==> flow/design.v <==
module setHexValue (output reg [6:0] display, input [3:0] value);
always @(*)begin 
	case(value)
		0: display  <= 7'b0000001;
		1: display  <= 7'b1001111;
		2: display  <= 7'b0010010;
		3: display  <= 7'b0000110;
		4: display  <= 7'b1001100;
		5: display  <= 7'b0100100;
		6: display  <= 7'b0100000;
		7: display  <= 7'b0001111;
		8: display  <= 7'b0000000;
		9: display  <= 7'b0001100;
		10: display  <= 7'b0001000;
		11: display  <= 7'b1100000;
		12: display  <= 7'b0110001;
		14: display  <= 7'b0110000;
		15: display  <= 7'b0111000;
		default: display <= 7'b1111111;  
		endcase
end
endmodule
module displayHex(output [6:0] Out0, Out1, Out2, Out3, 
					output reg [6:0]Out4, Out5, 
					 Out6, Out7, Out8, Out9, Out10, Out11, Out12, Out13,
					 input [13:0] inputBinary);
reg [3:0] temp0, temp1, temp2, temp3;
wire [6:0] tempOut0, tempOut1, tempOut2, tempOut3;
always @(*)begin
	temp0 <= (inputBinary[0]*1) + (inputBinary[1]*2) +
			(inputBinary[2]*4)+ (inputBinary[3]*8);		
	temp1 <= (inputBinary[4]*1) + (inputBinary[5]*2) +
			(inputBinary[6]*4)+ (inputBinary[7]*8);			
	temp2 <= (inputBinary[8]*1) + (inputBinary[9]*2) +
			(inputBinary[10]*4)+ (inputBinary[11]*8);		
	temp3 <= (inputBinary[12]*1) + (inputBinary[13]*2);	
	Out4 <= 7'b1111111;
	Out5 <= 7'b1111111;
	Out6 <= 7'b1111111;
	Out7 <= 7'b1111111;
	Out8 <= 7'b1111111;
	Out9 <= 7'b1111111;
	Out10 <= 7'b1111111;
	Out11 <= 7'b1111111;
	Out12 <= 7'b1111111;
	Out13 <= 7'b1111111;	
end
setHexValue u1(tempOut0, temp0);
setHexValue u2(tempOut1, temp1);
setHexValue u3(tempOut2, temp2);
setHexValue u4(tempOut3, temp3);
assign Out0 = tempOut0;
assign Out1 = tempOut1;
assign Out2 = tempOut2;
assign Out3 = tempOut3;
endmodule
module displayBinary(output reg [6:0] Out0, Out1, Out2, Out3, Out4, Out5, 
					 Out6, Out7, Out8, Out9, Out10, Out11, Out12, Out13,
					input [13:0] inputBinary);
always @(*)begin
	Out0 <= (inputBinary[0] == 1'b0)?(7'b0000001):(7'b1001111);
	Out1 <= (inputBinary[1] == 1'b0)?(7'b0000001):(7'b1001111);
	Out2 <= (inputBinary[2] == 1'b0)?(7'b0000001):(7'b1001111);
	Out3 <= (inputBinary[3] == 1'b0)?(7'b0000001):(7'b1001111);
	Out4 <= (inputBinary[4] == 1'b0)?(7'b0000001):(7'b1001111);
	Out5 <= (inputBinary[5] == 1'b0)?(7'b0000001):(7'b1001111);
	Out6 <= (inputBinary[6] == 1'b0)?(7'b0000001):(7'b1001111);
	Out7 <= (inputBinary[7] == 1'b0)?(7'b0000001):(7'b1001111);
	Out8 <= (inputBinary[8] == 1'b0)?(7'b0000001):(7'b1001111);
	Out9 <= (inputBinary[9] == 1'b0)?(7'b0000001):(7'b1001111);
	Out10 <= (inputBinary[10] == 1'b0)?(7'b0000001):(7'b1001111);
	Out11 <= (inputBinary[11] == 1'b0)?(7'b0000001):(7'b1001111);
	Out12 <= (inputBinary[12] == 1'b0)?(7'b0000001):(7'b1001111);
	Out13 <= (inputBinary[13] == 1'b0)?(7'b0000001):(7'b1001111);
end 
endmodule
module mux21( 
output reg [6:0] disp0, disp1, disp2, disp3, disp4, disp5, disp6, disp7,  
				disp8, disp9, disp10, disp11, disp12, disp13,
input [13:0] inputBinary, 
input DispSelect);
wire [6:0]Out0, Out1, Out2, Out3, Out4, Out5, Out6, 
	Out7, Out8, Out9, Out10, Out11, Out12, Out13, 
	Out14, Out15, Out16, Out17, Out18, Out19, Out20, 
	Out21, Out22, Out23, Out24, Out25, Out26, Out27;
displayHex hex(Out0, Out1, Out2, Out3, Out4, Out5, Out6, Out7, Out8, 
			Out9, Out10, Out11, Out12, Out13,inputBinary);
displayBinary binary(Out14, Out15, Out16, Out17, Out18, Out19, Out20, 
			Out21, Out22, Out23, Out24, Out25, Out26, Out27, inputBinary);	
always@ (*)begin
	if (DispSelect == 1'b1)begin 
		disp0 <= Out0;
		disp1 <= Out1;
		disp2 <= Out2;
		disp3 <= Out3;
		disp4 <= Out4;
		disp5 <= Out5;
		disp6 <= Out6;
		disp7 <= Out7;
		disp8 <= Out8;
		disp9 <= Out9;
		disp10 <= Out10;
		disp11 <= Out11;
		disp12 <= Out12;
		disp13 <= Out13;
		end
	else begin 
		disp0 <= Out14;
		disp1 <= Out15;
		disp2 <= Out16;
		disp3 <= Out17;
		disp4 <= Out18;
		disp5 <= Out19;
		disp6 <= Out20;
		disp7 <= Out21;
		disp8 <= Out22;
		disp9 <= Out23;
		disp10 <= Out24;
		disp11 <= Out25;
		disp12 <= Out26;
		disp13 <= Out27;
		end
end
endmodule
module MUX81 (
    output reg [13:0] dout,
    input [2:0] sel,
    input [13:0] d1, d2, d3, d4, d5, d6, d7, d8,
    input clk);
    always @ (posedge clk) begin
        casez(sel)
            3'b000: dout <= d1;
            3'b001: dout <= d2;
            3'b010: dout <= d3;
            3'b011: dout <= d4;
            3'b100: dout <= d5;
            3'b101: dout <= d6;
            3'b110: dout <= d7;
            3'b111: dout <= d8;
            default: dout <= 14'bz;
        endcase
    end
endmodule
module register(
    output reg [13:0] q,
    input [13:0] R, ALUout,
    input clk, ldR, ldALU, rst);
    always @ (posedge clk) begin
        if (rst == 1'b1) q <= 14'b0;
        else if (ldR == 1'b1) q <= R;
        else if (ldALU == 1'b1) q <= ALUout;
    end
endmodule
module registerArray(
    output [13:0] rout1, rout2, ramOut,
    input [13:0] rin, ALUin,
    input [7:0] ldR, ldALU,
    input [2:0] selrd1, selrd2, selram,
    input clk, rst);
    wire [13:0] rd0, rd1, rd2, rd3, rd4, rd5, rd6, rd7;
    register R0 (rd0, rin, ALUin, clk, ldR[0], ldALU[0], rst);  
    register R1 (rd1, rin, ALUin, clk, ldR[1], ldALU[1], rst);  
    register R2 (rd2, rin, ALUin, clk, ldR[2], ldALU[2], rst);  
    register R3 (rd3, rin, ALUin, clk, ldR[3], ldALU[3], rst);  
    register R4 (rd4, rin, ALUin, clk, ldR[4], ldALU[4], rst);  
    register R5 (rd5, rin, ALUin, clk, ldR[5], ldALU[5], rst);  
    register R6 (rd6, rin, ALUin, clk, ldR[6], ldALU[6], rst);  
    register R7 (rd7, rin, ALUin, clk, ldR[7], ldALU[7], rst);  
    MUX81 M1 (rout1, selrd1, rd0, rd1, rd2, rd3, rd4, rd5, rd6, rd7, clk);
    MUX81 M2 (rout2, selrd2, rd0, rd1, rd2, rd3, rd4, rd5, rd6, rd7, clk);
    MUX81 M3 (ramOut, selram, rd0, rd1, rd2, rd3, rd4, rd5, rd6, rd7, clk);
endmodule
module ALU (ALU_OUTPUT, ALU_FLAGS, A, B, ALU_OpCode, en, rstFlags, clk);
	output reg [13:0] ALU_OUTPUT;
	output reg [2:0] ALU_FLAGS;
	input [13:0] A, B;
	input [4:0] ALU_OpCode;
	input en, rstFlags, clk;
	reg [27:0] tempMult;
	reg [14:0] tempOver;
	always @(posedge clk or posedge rstFlags) begin
		if (rstFlags == 1'b1) begin  
			ALU_OUTPUT <= 14'd0;
			ALU_FLAGS <= 2'd0;
			tempMult <= 15'd0;
			tempOver <= 15'd0;
		end
		else if (en) case (ALU_OpCode)
			5'b00000: ALU_OUTPUT <= 14'b0;  
			5'b00001: ALU_OUTPUT <= 14'b0;  
			5'b00010: ALU_OUTPUT <= 14'b0;  
			5'b00011: begin  
					tempOver = A + B;
					if (tempOver[14] == 1'b1) ALU_FLAGS <= 3'd3;  
					ALU_OUTPUT <= tempOver[13:0];
			end
			5'b00100: begin  
					if (A < B) begin
						ALU_FLAGS <= 3'd4;  
						ALU_OUTPUT <= 14'b0;
					end
					else ALU_OUTPUT <= A - B; 
			end
			5'b00101: begin  
					tempMult = A * B;
					if (tempMult > 14'd255) ALU_FLAGS <= 3'd3;  
					ALU_OUTPUT <= tempMult[13:0];
			end
			5'b00110: begin  
					if (B == 1'd0) begin
						ALU_FLAGS <= 3'd5;  
						ALU_OUTPUT <= A;
					end
					else ALU_OUTPUT <= A / B; 
			end
			5'b00111: ALU_FLAGS <= (A < B) ? 3'd1:3'd2;  
			5'b01000: ALU_FLAGS <= (A > B) ? 3'd1:3'd2;  
			5'b01001: ALU_FLAGS <= (A <= B) ? 3'd1:3'd2;  
			5'b01010: ALU_FLAGS <= (A >= B) ? 3'd1:3'd2;  
			5'b01011: ALU_FLAGS <= (A == B) ? 3'd1:3'd2;  
			5'b01100: ALU_FLAGS <= (A != B) ? 3'd1:3'd2;  
			5'b01101: ALU_OUTPUT <= A & B;  
			5'b01110: ALU_OUTPUT <= A | B;  
			5'b01111: ALU_OUTPUT <= ~A;  
			5'b10000: ALU_OUTPUT <= A ^ B;  
			5'b10001: begin  
					tempOver = (~A) + 1; 
					if (tempOver[14] == 1'b1) ALU_FLAGS <= 3'd3;  
					ALU_OUTPUT <= tempOver[13:0];
			end
			5'b10010: ALU_OUTPUT <= A << B;  
			5'b10011: ALU_OUTPUT <= A >> B;  
			5'b10100: ALU_OUTPUT <= A << 1;  
			5'b10101: ALU_OUTPUT <= A >> 1;  
			5'b10110: ALU_OUTPUT <= A <<< 1;  
			5'b10111: ALU_OUTPUT <= A >>> 1;  
			5'b11000: ALU_OUTPUT <= {A[12:0], A[13]};  
			5'b11001: ALU_OUTPUT <= {A[0], A[13:1]};  
			5'b11010: ALU_OUTPUT <= 14'b0;  
			5'b11011: ALU_OUTPUT <= 14'b0;  
			5'b11100: begin 
					if((A % 2'd2)== 0) ALU_FLAGS <= 3'd6;
					else ALU_FLAGS <= 3'd7;
			end	
			5'b11101: ALU_OUTPUT <= A;  
			5'b11110: ALU_OUTPUT <= 14'b0;  
			5'b11111: ALU_OUTPUT <= 14'b0;  
			default: ALU_FLAGS <= 3'd0;
		endcase
	end
endmodule
module controlUnit (
    output reg readRAM, writeRAM, ldA, ldB,
    output reg [5:0] address,
    output reg [4:0] opcode,
    output reg [7:0] ldALU, ldR,
    output reg [2:0] result, rega, regb, selram,
    output reg displaySelect,
    output aluEn, halted,
    input [13:0] RAMdata,
    input clk, rst);
    reg [3:0] state;
    reg [5:0] pc;
    reg [13:0] currentInstruction;
    assign aluEn = (state == 4'b0011) || (state == 4'b0110);
    assign halted = (state == 4'b1111);
    always @ (posedge clk, posedge rst) begin
        if (rst == 1'b1) begin
            state <= 4'b0000;
            readRAM <= 1'b0;
            writeRAM <= 1'b0;
            ldA <= 1'b0;
            ldB <= 1'b0;
            displaySelect <= 1'b0;
            selram <= 3'b000;
            opcode <= 5'b00000;
            address <= 6'b000000;
            result <= 3'b000;
            rega <= 3'b000;
            regb <= 3'b000;
            ldALU <= 8'b00000000;
            ldR <= 8'b00000000;
            pc <= 6'b000000;
            currentInstruction <= 14'b0;
        end
        else begin
            case(state)
                4'b0000: begin  
                    readRAM <= 1'b1;
                    state <= 4'b0001;
                    address <= pc;
                end
                4'b0001: begin  
                    readRAM <= 1'b0;
                    opcode <= RAMdata[13:9];
                    result <= RAMdata[8:6];
                    rega <= RAMdata[5:3];
                    regb <= RAMdata[2:0];
                    currentInstruction <= RAMdata[13:0];
                    state <= 4'b0010;
                end
                4'b0010: begin  
                    case (opcode)
                        5'b00000:     state <= 4'b0110;
                        5'b00001:       state <= 4'b0110;
                        5'b00010:      state <= 4'b0110;
                        5'b00011:       state <= 4'b0011;
                        5'b00100:       state <= 4'b0011;
                        5'b00101:       state <= 4'b0011;
                        5'b00110:       state <= 4'b0011;
                        5'b00111:     state <= 4'b0110;
                        5'b01000:     state <= 4'b0110;
                        5'b01001:     state <= 4'b0110;
                        5'b01010:     state <= 4'b0110;
                        5'b01011:     state <= 4'b0110;
                        5'b01100:     state <= 4'b0110;
                        5'b01101:      state <= 4'b0011;
                        5'b01110:       state <= 4'b0011;
                        5'b01111:      state <= 4'b0011;
                        5'b10000:      state <= 4'b0011;
                        5'b10001:   state <= 4'b0011;
                        5'b10010:      state <= 4'b0011;
                        5'b10011:      state <= 4'b0011;
                        5'b10100:       state <= 4'b0011;
                        5'b10101:       state <= 4'b0011;
                        5'b10110:       state <= 4'b0011;
                        5'b10111:       state <= 4'b0011;
                        5'b11000:       state <= 4'b0011;
                        5'b11001:       state <= 4'b0011;
                        5'b11010:     state <= 4'b1100;
                        5'b11011:     state <= 4'b1101;
                        5'b11100:       state <= 4'b0110;
                        5'b11101:       state <= 4'b0011;
                        5'b11110:       state <= 4'b0100;
                        5'b11111:       state <= 4'b0101;
                        default:    state <= 4'b0000;
                    endcase
                end
                4'b0011: begin  
                    case(result)
                        3'b000: ldALU <= 8'b00000001;
                        3'b001: ldALU <= 8'b00000010;
                        3'b010: ldALU <= 8'b00000100;
                        3'b011: ldALU <= 8'b00001000;
                        3'b100: ldALU <= 8'b00010000;
                        3'b101: ldALU <= 8'b00100000;
                        3'b110: ldALU <= 8'b01000000;
                        3'b111: ldALU <= 8'b10000000;
                        default: ldALU <= 8'b00000000;
                    endcase
                    state <= 4'b0111;
                end
                4'b0100: begin  
                    readRAM <= 1'b1;
                    address <= RAMdata[5:0];
                    case(result)
                        3'b000: ldR <= 8'b00000001;
                        3'b001: ldR <= 8'b00000010;
                        3'b010: ldR <= 8'b00000100;
                        3'b011: ldR <= 8'b00001000;
                        3'b100: ldR <= 8'b00010000;
                        3'b101: ldR <= 8'b00100000;
                        3'b110: ldR <= 8'b01000000;
                        3'b111: ldR <= 8'b10000000;
                        default: ldR <= 8'b00000000;
                    endcase
                    state <= 4'b0111;
                end
                4'b0101: begin  
                    address <= RAMdata[5:0];
                    selram <= result;
                    state <= 4'b0111;
                end
                4'b0110: begin  
                    if (opcode == 5'b00001) state <= 4'b1111;
                    else state <= 4'b0111;
                end
                4'b0111: begin  
                    if (opcode == 5'b11111) writeRAM <= 1'b1;
                    if (opcode == 5'b11010) displaySelect <= 1'b0;
                    if (opcode == 5'b11011) displaySelect <= 1'b1;
                    state <= 4'b1000;
                end 
                4'b1000: begin  
                    state <= 4'b1011;
                end
                4'b1001: begin
                end
                4'b1010: begin
                end
                4'b1011: begin  
                    ldALU <= 8'b00000000;
                    readRAM <= 1'b0;
                    ldR <= 8'b00000000;
                    writeRAM <= 1'b0;
                    ldA <= 1'b0;
                    pc <= pc + 1;
                    state <= 4'b0000;
                end
                4'b1100: begin  
                    ldA <= 1'b1;
                    state <= 4'b0111;
                end
                4'b1101: begin  
                    ldA <= 1'b1;
                    state <= 4'b0111;
                end
                4'b1111: begin  
                    state <= 4'b1111;
                end
                default: state <= 4'b0000;
            endcase
        end
    end
endmodule
module CPU (
    output [6:0] disp0, disp1, disp2, disp3, disp4, disp5, disp6, disp7, disp8, disp9, disp10, disp11, disp12, disp13,
    output [2:0] flags,
    output halted,
    output [5:0] mem_addr,
    output mem_wr,
    output [13:0] mem_wdata,
    input [13:0] mem_rdata,
    input clk, rst);
    wire [13:0] data_o, A, B, ALUout, ramOut, inputBinary;
    wire [7:0] ldR, ldALU;
    wire [5:0] address;
    wire [4:0] opcode;
    wire [2:0] result, rega, regb, selram;
    wire readRAM, writeRAM, displaySelect, ldA, ldB, aluEn;
    assign data_o = mem_rdata;
    assign mem_addr = address;
    assign mem_wr = writeRAM;
    assign mem_wdata = ramOut;
    registerArray RA1 (A, B, ramOut, data_o, ALUout, ldR, ldALU, rega, regb, selram, clk, rst);
    ALU A1 (ALUout, flags, A, B, opcode, aluEn, rst, clk);
    controlUnit CU1 (readRAM, writeRAM, ldA, ldB, address, opcode, ldALU, ldR, result, rega, regb, selram, displaySelect, aluEn, halted, data_o, clk, rst);
    register disreg (inputBinary, A, B, clk, ldA, ldB, rst);
    mux21 display (disp0, disp1, disp2, disp3, disp4, disp5, disp6, disp7, disp8, disp9, disp10, disp11, disp12, disp13, inputBinary, displaySelect); 
endmodule
# ---- Step by step through the tools: CPU
# Tool output for the design above, in the order of the flow.
# Line numbers count from 1 in the design file above.
# Not given: -
dict set report inputs {
  top_module {CPU}
  clock {clk}
  cell_library {sky130hd}
  corner {tt_025C_1v80}
}

# ---- After elaboration
# Source: Yosys, flattened and elaborated, memories not mapped. Widths are those after wreduce. Registers that Yosys merges into a memory's read port (data or address) are not register bits. Print and check cells do not count.
# Yosys's memory passes give these memory sizes; they may raise the number of words (mostly to a power of two), join words into wider ones and drop unused or constant bits.
dict set report bits {
  regBits 237
  rom_bits 704
  n_memories 7
  wordCells 245
}
# memory words word_bits read_ports wr line
set mem_list {}
lappend mem_list {{(name not given)} 32 4 1 0 303} ;# case (opcode)
lappend mem_list {{(name not given)} 16 7 1 0 3} ;# case(value)
lappend mem_list {{(name not given)} 16 7 1 0 3}
lappend mem_list {{(name not given)} 16 7 1 0 3}
lappend mem_list {{(name not given)} 16 7 1 0 3}
lappend mem_list {{(name not given)} 8 8 1 0 340} ;# case(result)
# Memories not listed: 1.
dict set report classes {
  addsub 14
  multipliers 1
  div 1
  compare 5
  n_eq 74
  n_shift 2
  n_mux 74
  bitwise 5
  reduce_and_logical 35
}
# cell count
set ops {}
lappend ops {{multiplier 14 x 14 -> 28 bit} 1}
lappend ops {{parallel mux 14 bit (select 8 bit)} 3}
lappend ops {{2-to-1 mux 14 bit} 19}
lappend ops {{parallel mux 14 bit (select 17 bit)} 1}
lappend ops {{divider 14 x 14 -> 14 bit} 1}
lappend ops {{2-to-1 mux 7 bit} 28}
lappend ops {{== test 5 bit (second input constant)} 16}
lappend ops {{== test 5 x 4 -> 1 bit (second input constant)} 8}
lappend ops {{== test 3 bit (second input constant)} 12}
lappend ops {{parallel mux 3 bit (select 12 bit)} 1}
lappend ops {{parallel mux 4 bit (select 9 bit)} 1}
lappend ops {{logical NOT 32 bit} 1}
lappend ops {{parallel mux 8 bit (select 2 bit)} 2}
lappend ops {{nonzero test 2 bit} 14}
lappend ops {{> comparator 28 x 8 -> 1 bit (second input constant)} 1}
lappend ops {{== test 4 bit (second input constant)} 7}
lappend ops {{== test 5 x 3 -> 1 bit (second input constant)} 4}
lappend ops {{== test 3 x 2 -> 1 bit (second input constant)} 6}
lappend ops {{nonzero test 17 bit} 1}
lappend ops {{== test 4 x 3 -> 1 bit (second input constant)} 4}
lappend ops {{adder 14 x 14 -> 15 bit} 1}
lappend ops {{inverter 14 -> 15 bit} 1}
lappend ops {{adder 15 x 1 -> 15 bit (second input constant)} 1}
lappend ops {{2-to-1 mux 3 bit} 5}
lappend ops {{subtractor 14 bit} 1}
lappend ops {{greater-or-equal comparator 14 bit} 1}
lappend ops {{> comparator 14 bit} 1}
lappend ops {{<= comparator 14 bit} 1}
# Other operator kinds: 35; their cells: 68.

# ---- Logic depth
# Longest topological path by Yosys (ltp), each cell counted once; first at word level (registers and memories cut), then after technology mapping (sequential cells cut; the memories' decode and read muxes count).
dict set report logic_depth {
  ltp_word 4
  abc_area 0
  mapped_depth 119
}

# ---- After synthesis
# Source: synth_stat.txt of the flow (Yosys; design flattened, memories mapped). It holds for the ABC_AREA given above (unset counts as 0); a run with the other value may have another netlist.
# cell count type_area_um2
set types {}
lappend types {sky130_fd_sc_hd__dfxtp_1 168 3.36E+03}
lappend types {sky130_fd_sc_hd__ha_1 260 3253.12}
lappend types {sky130_fd_sc_hd__fa_1 143 2.86E+03}
lappend types {sky130_fd_sc_hd__nor2_1 550 2064.48}
lappend types {sky130_fd_sc_hd__dfrtp_1 69 1.73E+03}
lappend types {sky130_fd_sc_hd__mux2i_1 166 1.66E+03}
lappend types {sky130_fd_sc_hd__a21oi_1 270 1.35E+03}
lappend types {sky130_fd_sc_hd__nand2_1 328 1.23E+03}
lappend types {sky130_fd_sc_hd__mux4_2 54 1.22E+03}
lappend types {sky130_fd_sc_hd__o21ai_0 191 955.917}
lappend types {sky130_fd_sc_hd__inv_1 246 923.386}
lappend types {sky130_fd_sc_hd__clkbuf_1 233 874.589}
lappend types {sky130_fd_sc_hd__mux2_2 66 743.213}
lappend types {sky130_fd_sc_hd__buf_4 62 465.446}
lappend types {sky130_fd_sc_hd__nor3_1 91 455.437}
lappend types {sky130_fd_sc_hd__o21a_1 55 412.896}
lappend types {sky130_fd_sc_hd__xnor2_1 47 411.645}
lappend types {sky130_fd_sc_hd__xor2_1 29 253.994}
# Not listed: further types 81, cells in them 725.
dict set report synth_totals {
  mapped_cells 3753
  mapped_area_mm2 0.0294132
  flip_flops 237
}
# By module: a second synthesis without flattening, with its own total; a netlist apart from the flattened one above.
dict set report unflattened {
  cells_unflattened 3815
  area_unflattened_mm2 0.0322347
}
# Each row is one instance without its submodules.
# mod instances cells area_mm2 seq_area_mm2
set by_module {}
lappend by_module {ALU 1 2209 0.0164495 0.0004254}
lappend by_module {register 9 62 0.0006594 0.0002803}
lappend by_module {MUX81 3 136 0.0012712 0.0002803}
lappend by_module {controlUnit 1 219 0.0025312 0.0013263}
lappend by_module {mux21 1 109 0.0012587 0}
lappend by_module {setHexValue 4 35 0.0002427 0}
lappend by_module {displayBinary 1 100 0.0007432 0}
lappend by_module {displayHex 1 72 0.000533 0}
lappend by_module {CPU 1 0 0 0}
lappend by_module {registerArray 1 0 0 0}

# ---- Path before layout
# Source: OpenSTA report_checks on the synthesized netlist (no wires, ideal clock, input and output delay 20% of the period each), path of least setup slack; recovery checks are left aside. Register names are those of the netlist, which keeps one name where synthesis merged equal registers.
dict set report synth_timing {
  kind {register -> register}
  from {register RA1.M2.dout[0]}
  to {register A1.ALU_OUTPUT[0]}
  period_ns 24.0
  setup_ns 0.142
  t_first_pin_ns 0.000
  arrival_time_ns 23.752
  path_slack_ns 0.107
  delay_ns 23.894
  driving_pins 112
  n_path_buf 9
  period_less_setup_slack_ns 23.893
}
# "delay_ns" = arrival - input delay + setup time.
# "driving_pins" counts driving pins, that of a launching flip-flop among them; a cell with two outputs on the path counts twice.
# "period_less_setup_slack_ns" = period - worst setup slack (recovery checks aside). The figure is calculated, with input and output delays left at 20% of the set period.
# The rows between start and end are the longest chain of elaborated cells between them; the timing report does not say that the signal goes this way. Where chains are equally long, one stands for them.
# Each line given opens the expression or statement behind the cell; cells for indexed reads and writes are added by Yosys, which also makes memories of some case tables.
# A register here has more assigning lines than the two given.
dict set report synth_between {
  path_cell_list {sky130_fd_sc_hd__dfxtp_1 sky130_fd_sc_hd__clkbuf_1 sky130_fd_sc_hd__clkinv_1 sky130_fd_sc_hd__clkbuf_1 sky130_fd_sc_hd__ha_1 sky130_fd_sc_hd__o21bai_1 sky130_fd_sc_hd__nor3_1 sky130_fd_sc_hd__nor2_1 sky130_fd_sc_hd__a21oi_1 sky130_fd_sc_hd__ha_1 sky130_fd_sc_hd__o21a_1 sky130_fd_sc_hd__nor2_1 sky130_fd_sc_hd__or4_1 sky130_fd_sc_hd__nand2_1 sky130_fd_sc_hd__ha_1 sky130_fd_sc_hd__o21a_1 sky130_fd_sc_hd__o21ai_0 sky130_fd_sc_hd__a2111oi_4 (+76 left out) sky130_fd_sc_hd__o21a_1 sky130_fd_sc_hd__o2111ai_1 sky130_fd_sc_hd__a31oi_1 sky130_fd_sc_hd__and4_1 sky130_fd_sc_hd__o31a_1 sky130_fd_sc_hd__o21ai_0 sky130_fd_sc_hd__a21oi_1 sky130_fd_sc_hd__clkbuf_1 sky130_fd_sc_hd__mux2_2 sky130_fd_sc_hd__ha_1 sky130_fd_sc_hd__nor2b_1 sky130_fd_sc_hd__o31a_1 sky130_fd_sc_hd__o21a_1 sky130_fd_sc_hd__o21ai_0 sky130_fd_sc_hd__a21oi_1 sky130_fd_sc_hd__o21a_1 sky130_fd_sc_hd__o2111ai_1 sky130_fd_sc_hd__a32oi_1}
  elab_chain_cells 3
  cells_between 14
  cone_classes {add/sub: 2; mul: 1; div: 1; compare: 1; shift: 2; mux: 3; logic: 3; reduce/logical: 1}
}
# element line
set synth_rtl {}
lappend synth_rtl {{start, declared} 126} ;# output reg [13:0] dout,
lappend synth_rtl {{start, assigned} 132} ;# 3'b000: dout <= d1;
lappend synth_rtl {{start, assigned} 133} ;# 3'b001: dout <= d2;
lappend synth_rtl {{divider 14 x 14 -> 14 bit} 214} ;# else ALU_OUTPUT <= A / B;
lappend synth_rtl {{2-to-1 mux 14 bit} 210} ;# if (B == 1'd0) begin
lappend synth_rtl {{parallel mux 14 bit (select 17 bit)} 188} ;# else if (en) case (ALU_OpCode)
lappend synth_rtl {{end, assigned} 195} ;# ALU_OUTPUT <= tempOver[13:0];
lappend synth_rtl {{end, assigned} 202} ;# else ALU_OUTPUT <= A - B;
lappend synth_rtl {{end, declared} 174} ;# output reg [13:0] ALU_OUTPUT;

# ---- Path in the finished layout
# From the final timing report of stored run 1: the path of least setup slack in the routed layout; clock arrival at registers is part of the times.
dict set report layout_timing {
  kind {register -> register}
  from {register RA1.M2.dout[0]}
  to {register A1.ALU_OUTPUT[0]}
  period_ns 24.0
  setup_ns 0.13
  t_first_pin_ns 0.58
  arrival_time_ns 23.21
  path_slack_ns 1.23
  driving_pins 110
  n_path_buf 6
}
# The rows between start and end are the longest chain of elaborated cells between them; the timing report does not say that the signal goes this way. Where chains are equally long, one stands for them.
# A register here has more assigning lines than the two given.
dict set report layout_between {
  path_cell_list {sky130_fd_sc_hd__dfxtp_2 sky130_fd_sc_hd__clkinv_1 sky130_fd_sc_hd__ha_1 sky130_fd_sc_hd__o21bai_1 sky130_fd_sc_hd__nor3_2 sky130_fd_sc_hd__nor2_1 sky130_fd_sc_hd__a21oi_1 sky130_fd_sc_hd__ha_1 sky130_fd_sc_hd__o21a_1 sky130_fd_sc_hd__nor2_1 sky130_fd_sc_hd__or4_1 sky130_fd_sc_hd__nand2_1 sky130_fd_sc_hd__ha_1 sky130_fd_sc_hd__o21a_1 sky130_fd_sc_hd__o21ai_1 sky130_fd_sc_hd__a2111oi_4 sky130_fd_sc_hd__a21oi_1 sky130_fd_sc_hd__or2_2 (+74 left out) sky130_fd_sc_hd__a31oi_2 sky130_fd_sc_hd__and4_1 sky130_fd_sc_hd__o31a_1 sky130_fd_sc_hd__o21ai_2 sky130_fd_sc_hd__a21oi_4 sky130_fd_sc_hd__buf_4 sky130_fd_sc_hd__mux2_2 sky130_fd_sc_hd__ha_1 sky130_fd_sc_hd__a21o_1 sky130_fd_sc_hd__a21oi_1 sky130_fd_sc_hd__nor2b_1 sky130_fd_sc_hd__o31a_1 sky130_fd_sc_hd__o21a_1 sky130_fd_sc_hd__o21ai_0 sky130_fd_sc_hd__a21oi_1 sky130_fd_sc_hd__o21a_1 sky130_fd_sc_hd__o2111ai_1 sky130_fd_sc_hd__a32oi_1}
  elab_chain_cells 3
  cells_between 14
  cone_classes {add/sub: 2; mul: 1; div: 1; compare: 1; shift: 2; mux: 3; logic: 3; reduce/logical: 1}
}
# element line
set layout_rtl {}
lappend layout_rtl {{start, declared} 126} ;# output reg [13:0] dout,
lappend layout_rtl {{start, assigned} 132} ;# 3'b000: dout <= d1;
lappend layout_rtl {{start, assigned} 133} ;# 3'b001: dout <= d2;
lappend layout_rtl {{divider 14 x 14 -> 14 bit} 214} ;# else ALU_OUTPUT <= A / B;
lappend layout_rtl {{2-to-1 mux 14 bit} 210} ;# if (B == 1'd0) begin
lappend layout_rtl {{parallel mux 14 bit (select 17 bit)} 188} ;# else if (en) case (ALU_OpCode)
lappend layout_rtl {{end, assigned} 195} ;# ALU_OUTPUT <= tempOver[13:0];
lappend layout_rtl {{end, assigned} 202} ;# else ALU_OUTPUT <= A - B;
lappend layout_rtl {{end, declared} 174} ;# output reg [13:0] ALU_OUTPUT;

; Stored flow runs of CPU (6 of them; Yosys, OpenROAD, sky130hd). They differ in their settings and are not a sequence. Constraints: input delay and output delay 20% of the set period each, output load 0.01 pF.
; "clock_period_reached_ns" is the run's clock period less its worst setup slack. It is reckoned from that one timing run; input and output delays stay at 20% of the period that was set.
; By "worst_path_allowed_less_slack_ns" is meant the share of the clock period that the worst setup path is allowed (20% is reserved at inputs, 20% at outputs), minus its slack. Clock arrival times at its registers enter into it.

[stored run 1: settings]
CORE_UTILIZATION = 40
PLACE_DENSITY = 0.6
period_ns = 24.0
CAP_MARGIN = 20
CORE_MARGIN = 2
SLEW_MARGIN = 20
[stored run 1: results]
ws_hold_ns = 0.473
worst_path_allowed_less_slack_ns = 22.77
critical_path_type = register -> register
setupTns_ns = 0.000
worstSetupSlack_ns = 1.233
yosys.chip_area_mm2 = 0.0294132
clock_period_reached_ns = 22.767
layout_utilization_pct = 44.6
finalCellArea_mm2 = 0.0324574
design_die_area_mm2 = 0.0757185

[stored run 2: settings]
CORE_UTILIZATION = 40
PLACE_DENSITY = 0.6
period_ns = 23.2
CAP_MARGIN = 20
CORE_MARGIN = 2
SLEW_MARGIN = 20
[stored run 2: results]
layout_utilization_pct = 45.0
setupTns_ns = 0.000
clock_period_reached_ns = 21.972
worst_path_allowed_less_slack_ns = 21.97
critical_path_type = register -> register
worstSetupSlack_ns = 1.228
yosys.chip_area_mm2 = 0.0294132
ws_hold_ns = 0.474
design_die_area_mm2 = 0.0757185
finalCellArea_mm2 = 0.0328052

[stored run 3: settings]
ABC_AREA = 0
CORE_ASPECT_RATIO = 0.64
CORE_UTILIZATION = 48
CTS_CLUSTER_SIZE = 25
MIN_ROUTING_LAYER = met1
PLACE_DENSITY = 0.52
SLEW_MARGIN = 20
period_ns = 23.8
CAP_MARGIN = 20
CORE_MARGIN = 2
[stored run 3: results]
clock_period_reached_ns = 22.861
setupTns_ns = 0.000
worstSetupSlack_ns = 0.939
worst_path_allowed_less_slack_ns = 22.86
critical_path_type = register -> register
design_die_area_mm2 = 0.0633238
layout_utilization_pct = 53.7
ws_hold_ns = 0.472
finalCellArea_mm2 = 0.0325274
yosys.chip_area_mm2 = 0.0294132

[stored run 4: settings]
ABC_AREA = 1
CORE_MARGIN = 9
period_ns = 24.0
CAP_MARGIN = 20
CORE_UTILIZATION = 40
SLEW_MARGIN = 20
[stored run 4: results]
design_die_area_mm2 = 0.0807043
setupTns_ns = 0.000
finalCellArea_mm2 = 0.0307019
yosys.chip_area_mm2 = 0.0283209
ws_hold_ns = 0.485
layout_utilization_pct = 43.8
worstSetupSlack_ns = 2.638
worst_path_allowed_less_slack_ns = 21.36
critical_path_type = register -> register
clock_period_reached_ns = 21.362

[stored run 5: settings]
CORE_UTILIZATION = 50
PLACE_DENSITY = 0.6
period_ns = 23.2
CAP_MARGIN = 20
CORE_MARGIN = 2
SLEW_MARGIN = 20
[stored run 5: results]
worst_path_allowed_less_slack_ns = 22.24
critical_path_type = register -> register
clock_period_reached_ns = 22.236
layout_utilization_pct = 56.1
worstSetupSlack_ns = 0.964
finalCellArea_mm2 = 0.0324674
setupTns_ns = 0.000
yosys.chip_area_mm2 = 0.0294132
design_die_area_mm2 = 0.060782
ws_hold_ns = 0.490

[stored run 6: settings]
ABC_AREA = 1
CORE_MARGIN = 9
GPL_ROUTABILITY_DRIVEN = 0
GPL_TIMING_DRIVEN = 0
MAX_ROUTING_LAYER = met4
MIN_ROUTING_LAYER = met2
PLACE_DENSITY_LB_ADDON = 0.23
period_ns = 14.4
CAP_MARGIN = 20
CORE_UTILIZATION = 40
SLEW_MARGIN = 20
[stored run 6: results]
outcome = stopped before the end: routing reported GRT-0232
